==> flow/design.v <==
`timescale 1ns / 1ps
module gauss1d #(
    parameter DATA_WIDTH = 14
)(
    input wire clk,
    input wire rst_n,
    input wire in_window_valid,
    input wire [DATA_WIDTH*5-1:0] in_window_value,
    output reg [4+DATA_WIDTH-1:0] out_event_value,
    output reg out_event_valid
    );
always @(posedge clk or negedge rst_n) begin
    if(~rst_n) begin
        out_event_value <= 0;
        out_event_valid <= 0;
    end
    else begin
        if(in_window_valid == 1) begin
            out_event_value <= in_window_value[DATA_WIDTH*0+DATA_WIDTH-1:DATA_WIDTH*0] + 4*in_window_value[DATA_WIDTH*1+DATA_WIDTH-1:DATA_WIDTH*1] + 6*in_window_value[DATA_WIDTH*2+DATA_WIDTH-1:DATA_WIDTH*2] + 4*in_window_value[DATA_WIDTH*3+DATA_WIDTH-1:DATA_WIDTH*3] + in_window_value[DATA_WIDTH*4+DATA_WIDTH-1:DATA_WIDTH*4];
            out_event_valid <= 1;
        end
        else begin
            out_event_value <= 0;
            out_event_valid <= 0;
        end
    end
end
endmodule
`timescale 1ns / 1ps
module gauss5 #(
    parameter DATA_WIDTH = 14
)(
    input wire clk,
    input wire rst_n,
    input wire [DATA_WIDTH*5*5-1:0] in_window_value,
    input wire in_window_valid,
    input wire [15:0] in_window_addr,
    input wire ready_for_new_event,      
    output reg [8+DATA_WIDTH-1:0] out_event_value,
    output reg out_event_valid,
    output reg [15:0] out_event_addr,
    output wire window_req               
    );
assign window_req = ready_for_new_event;
wire out_event_valid_0;
wire [DATA_WIDTH+4-1:0] out_event_value_0;
gauss1d #(
    .DATA_WIDTH(DATA_WIDTH)
) gauss1d_inst_0 (
    .clk(clk),
    .rst_n(rst_n),
    .in_window_valid(in_window_valid),
    .in_window_value(in_window_value[DATA_WIDTH*5*1-1:DATA_WIDTH*5*0]),
    .out_event_value(out_event_value_0),
    .out_event_valid(out_event_valid_0)
    );
wire out_event_valid_1;
wire [DATA_WIDTH+4-1:0] out_event_value_1;
gauss1d #(
    .DATA_WIDTH(DATA_WIDTH)
) gauss1d_inst_1 (
    .clk(clk),
    .rst_n(rst_n),
    .in_window_valid(in_window_valid),
    .in_window_value(in_window_value[DATA_WIDTH*5*2-1:DATA_WIDTH*5*1]),
    .out_event_value(out_event_value_1),
    .out_event_valid(out_event_valid_1)
    );
wire out_event_valid_2;
wire [DATA_WIDTH+4-1:0] out_event_value_2;
gauss1d #(
    .DATA_WIDTH(DATA_WIDTH)
) gauss1d_inst_2 (
    .clk(clk),
    .rst_n(rst_n),
    .in_window_valid(in_window_valid),
    .in_window_value(in_window_value[DATA_WIDTH*5*3-1:DATA_WIDTH*5*2]),
    .out_event_value(out_event_value_2),
    .out_event_valid(out_event_valid_2)
    );
wire out_event_valid_3;
wire [DATA_WIDTH+4-1:0] out_event_value_3;
gauss1d #(
    .DATA_WIDTH(DATA_WIDTH)
) gauss1d_inst_3 (
    .clk(clk),
    .rst_n(rst_n),
    .in_window_valid(in_window_valid),
    .in_window_value(in_window_value[DATA_WIDTH*5*4-1:DATA_WIDTH*5*3]),
    .out_event_value(out_event_value_3),
    .out_event_valid(out_event_valid_3)
    );
wire out_event_valid_4;
wire [DATA_WIDTH+4-1:0] out_event_value_4;
gauss1d #(
    .DATA_WIDTH(DATA_WIDTH)
) gauss1d_inst_4 (
    .clk(clk),
    .rst_n(rst_n),
    .in_window_valid(in_window_valid),
    .in_window_value(in_window_value[DATA_WIDTH*5*5-1:DATA_WIDTH*5*4]),
    .out_event_value(out_event_value_4),
    .out_event_valid(out_event_valid_4)
    );
always @(posedge clk or negedge rst_n) begin
    if(~rst_n) begin
        out_event_value <= 0;
        out_event_valid <= 0;
        out_event_addr <= 0;
    end
    else begin
        if(out_event_valid_0 == 1 && out_event_valid_1 == 1 && out_event_valid_2 == 1 && out_event_valid_3 == 1 && out_event_valid_4 == 1) begin
            out_event_value <= out_event_value_0 + 4*out_event_value_1 + 6*out_event_value_2 + 4*out_event_value_3 + out_event_value_4;
            out_event_valid <= 1;
            out_event_addr <= in_window_addr;
        end
        else begin
            out_event_value <= 0;
            out_event_valid <= 0;
            out_event_addr <= 0;
        end
    end
end
endmodule
`timescale 1ns / 1ps
module harrisres #(
    parameter DATA_WIDTH = 23
)(
    input wire clk,
    input wire rst_n,
    input wire [DATA_WIDTH-2:0] in_event_value_xx,
    input wire [DATA_WIDTH-1:0] in_event_value_xy,
    input wire [DATA_WIDTH-2:0] in_event_value_yy,
    input wire in_event_valid_xx,
    input wire in_event_valid_xy,
    input wire in_event_valid_yy,
    input wire [15:0] in_event_addr_xx,
    input wire [15:0] in_event_addr_xy,
    input wire [15:0] in_event_addr_yy,
    input wire ready_for_new_event,      
    output reg [DATA_WIDTH+22:0] out_event_value,
    output reg out_event_valid,
    output reg [15:0] out_event_addr,
    output wire event_req                
    );
assign event_req = ready_for_new_event;
always @(posedge clk or negedge rst_n) begin
    if(~rst_n) begin
        out_event_value <= 0;
        out_event_valid <= 0;
        out_event_addr <= 0;
    end
    else begin
        if(in_event_valid_xx == 1 && in_event_valid_xy == 1 && in_event_valid_yy == 1 && in_event_addr_xx == in_event_addr_xy && in_event_addr_xx == in_event_addr_yy) begin
            out_event_value <= 25 * in_event_value_xx * in_event_value_yy - 25 * in_event_value_xy * in_event_value_xy - (in_event_value_xx + in_event_value_yy) * (in_event_value_xx + in_event_value_yy);
            out_event_valid <= 1;
            out_event_addr <= in_event_addr_xx;
        end
        else begin
            out_event_value <= 0;
            out_event_valid <= 0;
            out_event_addr <= 0;
        end
    end
end
endmodule
`timescale 1ns / 1ps
module harris_response (
    input  wire         clk,
    input  wire         rst_n,
    input  wire [349:0] in_window_value_xx,
    input  wire [374:0] in_window_value_xy,
    input  wire [349:0] in_window_value_yy,
    input  wire         in_window_valid,
    input  wire [15:0]  in_window_addr,
    input  wire         ready_for_new_event,
    output wire [45:0]  out_event_value,
    output wire         out_event_valid,
    output wire [15:0]  out_event_addr,
    output wire         window_req
    );
wire [15:0] addr_xx, addr_xy, addr_yy;
wire [21:0] value_xx, value_yy;
wire [22:0] value_xy;
wire valid_xx, valid_xy, valid_yy;
wire req_xx, req_xy, req_yy;
wire event_req;
assign window_req = req_xx & req_xy & req_yy;
gauss5 #(.DATA_WIDTH(14)) gauss5_inst_xx (
    .clk(clk), .rst_n(rst_n),
    .in_window_value(in_window_value_xx), .in_window_valid(in_window_valid),
    .in_window_addr(in_window_addr), .ready_for_new_event(event_req),
    .out_event_valid(valid_xx), .out_event_addr(addr_xx),
    .out_event_value(value_xx), .window_req(req_xx));
gauss5 #(.DATA_WIDTH(15)) gauss5_inst_xy (
    .clk(clk), .rst_n(rst_n),
    .in_window_value(in_window_value_xy), .in_window_valid(in_window_valid),
    .in_window_addr(in_window_addr), .ready_for_new_event(event_req),
    .out_event_valid(valid_xy), .out_event_addr(addr_xy),
    .out_event_value(value_xy), .window_req(req_xy));
gauss5 #(.DATA_WIDTH(14)) gauss5_inst_yy (
    .clk(clk), .rst_n(rst_n),
    .in_window_value(in_window_value_yy), .in_window_valid(in_window_valid),
    .in_window_addr(in_window_addr), .ready_for_new_event(event_req),
    .out_event_valid(valid_yy), .out_event_addr(addr_yy),
    .out_event_value(value_yy), .window_req(req_yy));
harrisres #(.DATA_WIDTH(23)) harrisres_inst (
    .clk(clk), .rst_n(rst_n),
    .in_event_value_xx(value_xx), .in_event_value_yy(value_yy),
    .in_event_value_xy(value_xy),
    .in_event_valid_xx(valid_xx), .in_event_valid_yy(valid_yy),
    .in_event_valid_xy(valid_xy),
    .in_event_addr_xx(addr_xx), .in_event_addr_yy(addr_yy),
    .in_event_addr_xy(addr_xy),
    .ready_for_new_event(ready_for_new_event),
    .out_event_valid(out_event_valid), .out_event_addr(out_event_addr),
    .out_event_value(out_event_value), .event_req(event_req));
endmodule
# Step by step through the tools: harris_response

Tool output for the design above, in the order of the flow.
Line numbers count from 1 in the design file above.
Cell names lack the library's common part.
The mark n/a stands for no value.

Top: harris_response
Clock: clk
Cell library: sky130hd
Corner: tt_025C_1v80

# Elaborated design

Source: Yosys, flattened and elaborated, memories not mapped. Widths are those after wreduce; folded enables and synchronous resets count as part of the registers. Registers that Yosys merges into a memory's read port (data or address) are not register bits. Print and check cells do not count. Equal cells are merged and count once.

Add/subtract/negate cells: 75
Multiply operators: 23
Mux-type cells: 24

Operator list:

| operator                                    | count |
| multiplier 46 x 46 -> 46 bit                | 1 |
| multiplier 46 x 23 -> 46 bit                | 1 |
| multiplier 46 x 22 -> 46 bit                | 1 |
| multiplier 2 x 14 -> 16 bit with constant A | 10 |
| adder 17 x 17 -> 18 bit                     | 10 |
| adder 18 x 14 -> 18 bit                     | 10 |
| adder 18 x 16 -> 18 bit                     | 10 |
| 2-to-1 mux 18 bit                           | 10 |
| adder 14 x 16 -> 17 bit                     | 10 |
| multiplier 2 x 15 -> 17 bit with constant A | 5 |
| multiplier 5 x 23 -> 28 bit with constant A | 1 |
| multiplier 5 x 22 -> 27 bit with constant A | 1 |
| adder 18 x 18 -> 19 bit                     | 5 |
| adder 19 x 15 -> 19 bit                     | 5 |
| adder 19 x 17 -> 19 bit                     | 5 |
| 2-to-1 mux 19 bit                           | 5 |
| subtractor 46 bit                           | 2 |
| adder 15 x 17 -> 18 bit                     | 5 |
| multiplier 2 x 18 -> 20 bit with constant A | 2 |
| 2-to-1 mux 46 bit                           | 1 |
| adder 22 x 18 -> 22 bit                     | 2 |
| adder 22 x 20 -> 22 bit                     | 2 |
| adder 22 bit                                | 2 |
| 2-to-1 mux 22 bit                           | 2 |
| adder 18 x 20 -> 21 bit                     | 2 |
| multiplier 2 x 19 -> 21 bit with constant A | 1 |
| 2-to-1 mux 16 bit                           | 2 |
| adder 22 x 22 -> 23 bit                     | 1 |

Other operator kinds: 6; their cells: 8.

Register bits: 423
Input bits: 1,095
Output and inout bits: 64
Cells after elaboration: 146

# Logic depth

Depth = most cells in a row (Yosys ltp): at word level without a register or memory, in the mapped netlist without a sequential cell, where the memories' decode and read muxes count.

Word-level depth: 5
ABC_AREA: 0
Mapped depth: 46
Gate-level depth less buffers: 45

# Netlist

The flow's flattened synthesis, as Yosys stat reports it; memories are mapped. The netlist is that of the ABC_AREA named above (0 if unset); the other value can give another one.

Cell types:

| cell type | count | total area (um2) |
| fa_1      | 2,413 | 4.83E+04 |
| ha_1      | 1,311 | 1.64E+04 |
| inv_1     | 3,224 | 1.21E+04 |
| dfrtp_1   | 423   | 1.06E+04 |
| and2_1    | 732   | 4.58E+03 |
| xnor2_1   | 454   | 3.98E+03 |
| nand2_1   | 1,014 | 3,806.15 |
| a21oi_1   | 497   | 2.49E+03 |
| o21bai_1  | 255   | 1.91E+03 |
| nor2_1    | 378   | 1.42E+03 |
| a21o_1    | 174   | 1.31E+03 |
| clkbuf_1  | 304   | 1.14E+03 |
| xor2_1    | 115   | 1.01E+03 |
| o21ai_0   | 138   | 690.662 |
| nand3_1   | 71    | 355.341 |
| nor3_1    | 70    | 350.336 |
| nor2b_1   | 53    | 331.568 |
| a2111o_1  | 29    | 326.563 |

Other cell types: 56; their cells: 509.

Cells in the netlist: 12,164
Synthesis area: 114,956.5 um2
Sequential part of the area: 10,585.2 um2
Flip-flop cells: 423
Buffers: 310

The figures by module come from a second, unflattened synthesis with its own total; it is not the netlist above.

Cells (unflattened synthesis): 13,234
Area total of the unflattened synthesis: 121,728.0 um2

Each row is one instance without its submodules.

Modules:

| module                     | instances | cells | area (um2) | sequential area (um2) |
| harrisres #(DATA_WIDTH=23) | 1         | 6,770 | 62,023.2   | 1,576.5 |
| gauss1d #(DATA_WIDTH=14)   | 10        | 331   | 3,014.1    | 475.5 |
| gauss1d #(DATA_WIDTH=15)   | 5         | 354   | 3,263.1    | 500.5 |
| gauss5 #(DATA_WIDTH=14)    | 2         | 441   | 4,254.1    | 975.9 |
| gauss5 #(DATA_WIDTH=15)    | 1         | 501   | 4,733.3    | 1,001.0 |
| harris_response            | 1         | 1     | 6.3        | 0.0 |

# Timing after synthesis

Path of least setup slack by OpenSTA after synthesis, without wires, with an ideal clock, recovery checks aside; 20% of the period is set as input and as output delay. Where synthesis merged equal registers, the netlist keeps one of their names.

Path type: reg2reg
From: register gauss5_inst_xy.out_event_value[1]
To: register harrisres_inst.out_event_value[45]
Period: 13.0 ns
Setup time: 0.119 ns
Launch time at the first pin: 0.000 ns
Arrival: 11.711 ns
Required time: 12.881 ns
Setup slack: 1.170 ns
Delay of the path: 11.830 ns
Stages: 44
Path buffers: 3
Period reached after synthesis: 11.83 ns

"delay of the path" is the arrival time less input delay plus setup time.
"stages" counts driving pins, that of a launching flip-flop among them; a cell with two outputs on the path counts twice.
"period reached after synthesis" = period - worst setup slack (recovery checks aside). The figure is calculated, with input and output delays left at 20% of the set period.
The rows between start and end are the longest chain of elaborated cells between them; the timing report does not say that the signal goes this way. Where chains are equally long, one stands for them.
A line is the first line of the expression or statement that the cell stems from. Yosys adds cells for indexed reads and writes and turns some case tables into memories.
At most two assigning lines are given for a register; there are more.

Cell sequence: dfrtp_1 > clkbuf_1 > clkinv_1 > clkbuf_1 > ha_1 > ha_1 > ha_1 > fa_1 > a21o_1 > a31oi_1 > o31ai_1 > a21oi_1 > a21oi_1 > a21o_1 > a21oi_1 > xnor2_1 > clkbuf_1 > and2_1 > [8 not listed] > fa_1 > inv_1 > fa_1 > fa_1 > fa_1 > fa_1 > fa_1 > ha_1 > nand4_1 > or2_2 > o311a_1 > a211oi_1 > o211ai_1 > nand2_1 > a211oi_1 > xnor3_1 > xnor3_1 > and2_1
Cells in the longest elaborated chain: 5
Elaborated cells on any way between the ends: 5
RTL lines with such cells: 2
Those cells by class: add/sub (2); mul (2); mux (1)

Ends and longest elaborated chain, post-synthesis:

| element                      | RTL line | source |
| start, declared              | 39       | `output reg [8+DATA_WIDTH-1:0] out_event_value,` |
| start, assigned              | 107      | `out_event_value <= 0;` |
| start, assigned              | 113      | `out_event_value <= out_event_value_0 + 4*out_event_value_1 + 6*out_event_value_2 + 4*out_event_value_3 + out_e ...` |
| multiplier 5 x 23 -> 28 bit  | 155      | `out_event_value <= 25 * in_event_value_xx * in_event_value_yy - 25 * in_event_value_xy * in_event_value_xy - ( ...` |
| multiplier 46 x 23 -> 46 bit | 155      |  |
| subtractor 46 bit x2         | 155      |  |
| 2-to-1 mux 46 bit            | 154      | `if(in_event_valid_xx == 1 && in_event_valid_xy == 1 && in_event_valid_yy == 1 && in_event_addr_xx == in_event_ ...` |
| end, assigned                | 149      | `out_event_value <= 0;` |
| end, assigned                | 155      |  |
| end, declared                | 141      | `output reg [DATA_WIDTH+22:0] out_event_value,` |

# Timing after layout

From the final timing report of flow run A: the path of least setup slack in the routed layout; clock arrival at registers is part of the times.

Path type: reg2reg
From: register gauss5_inst_yy.out_event_value[0]
To: register harrisres_inst.out_event_value[43]
Period: 18.5 ns
Setup time: 0.13 ns
Launch time at the first pin: 0.80 ns
Arrival: 14.99 ns
Required time: 19.17 ns
Setup slack: 4.18 ns
Stages: 39
Path buffers: 1

The rows between start and end are the longest chain of elaborated cells between them; the timing report does not say that the signal goes this way. Where chains are equally long, one stands for them.
At most two assigning lines are given for a register; there are more.

Cell sequence: dfrtp_2 > ha_1 > fa_1 > a21o_1 > a21oi_1 > o21bai_1 > a21oi_1 > o21bai_1 > a41oi_1 > a211oi_1 > o31ai_1 > o21ai_0 > buf_4 > inv_1 > nor2_1 > fa_1 > inv_1 > fa_1 > [3 not listed] > fa_1 > fa_1 > fa_1 > fa_1 > fa_1 > fa_1 > fa_1 > ha_1 > nand3_1 > or2_2 > o311a_1 > a211oi_1 > o211ai_1 > a21boi_0 > o21bai_1 > a21boi_0 > o41ai_1 > mux2i_1
Cells in the longest elaborated chain: 4
Elaborated cells on any way between the ends: 6
RTL lines with such cells: 2
Those cells by class: add/sub (3); mul (2); mux (1)

Ends and longest elaborated chain, after layout:

| element                      | RTL line | source |
| start, declared              | 39       | `output reg [8+DATA_WIDTH-1:0] out_event_value,` |
| start, assigned              | 107      | `out_event_value <= 0;` |
| start, assigned              | 113      | `out_event_value <= out_event_value_0 + 4*out_event_value_1 + 6*out_event_value_2 + 4*out_event_value_3 + out_e ...` |
| multiplier 46 x 22 -> 46 bit | 155      | `out_event_value <= 25 * in_event_value_xx * in_event_value_yy - 25 * in_event_value_xy * in_event_value_xy - ( ...` |
| subtractor 46 bit x2         | 155      |  |
| 2-to-1 mux 46 bit            | 154      | `if(in_event_valid_xx == 1 && in_event_valid_xy == 1 && in_event_valid_yy == 1 && in_event_addr_xx == in_event_ ...` |
| end, assigned                | 149      | `out_event_value <= 0;` |
| end, assigned                | 155      |  |
| end, declared                | 141      | `output reg [DATA_WIDTH+22:0] out_event_value,` |

FLOW RESULTS
============

Settings and measured results of 3 stored flow runs for module harris_response (sky130hd), not sorted in any way. The constraints put input and output delay at 20% of the set period each and load the outputs with 0.01 pF.
A setting shown as - is not set for that run.

| setting or result                         | flow run A | flow run B | flow run C |
| CELL_PAD_IN_SITES_DETAIL_PLACEMENT        | 1          | -          | -          |
| CELL_PAD_IN_SITES_GLOBAL_PLACEMENT        | 0          | -          | -          |
| CORE_UTILIZATION                          | 22         | 40         | 40         |
| CTS_CLUSTER_DIAMETER                      | 114        | -          | 32         |
| MIN_ROUTING_LAYER                         | met2       | -          | -          |
| PLACE_DENSITY_LB_ADDON                    | 0.23       | -          | -          |
| TNS_END_PERCENT                           | 95         | -          | -          |
| period_ns                                 | 18.5       | 12.6       | 13.0       |
| CAP_MARGIN                                | 20         | 20         | 0          |
| CORE_MARGIN                               | 2          | 2          | 2          |
| SLEW_MARGIN                               | 20         | 20         | 20         |
| PLACE_DENSITY                             | -          | 0.6        | -          |
| SETUP_SLACK_MARGIN                        | -          | 0.77       | -          |
| CORE_ASPECT_RATIO                         | -          | -          | 1.12       |
| netlist area reported by Yosys (um2)      | 114,956.5  | 114,956.5  | 114,956.5  |
| die area (um2)                            | 528,325.0  | 291,697.0  | 291,703.0  |
| final utilization (%)                     | 26.7       | 47.8       | 48.0       |
| worst setup slack after layout (ns)       | 4.184      | 0.950      | 0.493      |
| total negative slack on setup checks (ns) | 0.000      | 0.000      | 0.000      |
| worst-case hold slack (ns)                | 0.452      | 0.477      | 0.454      |
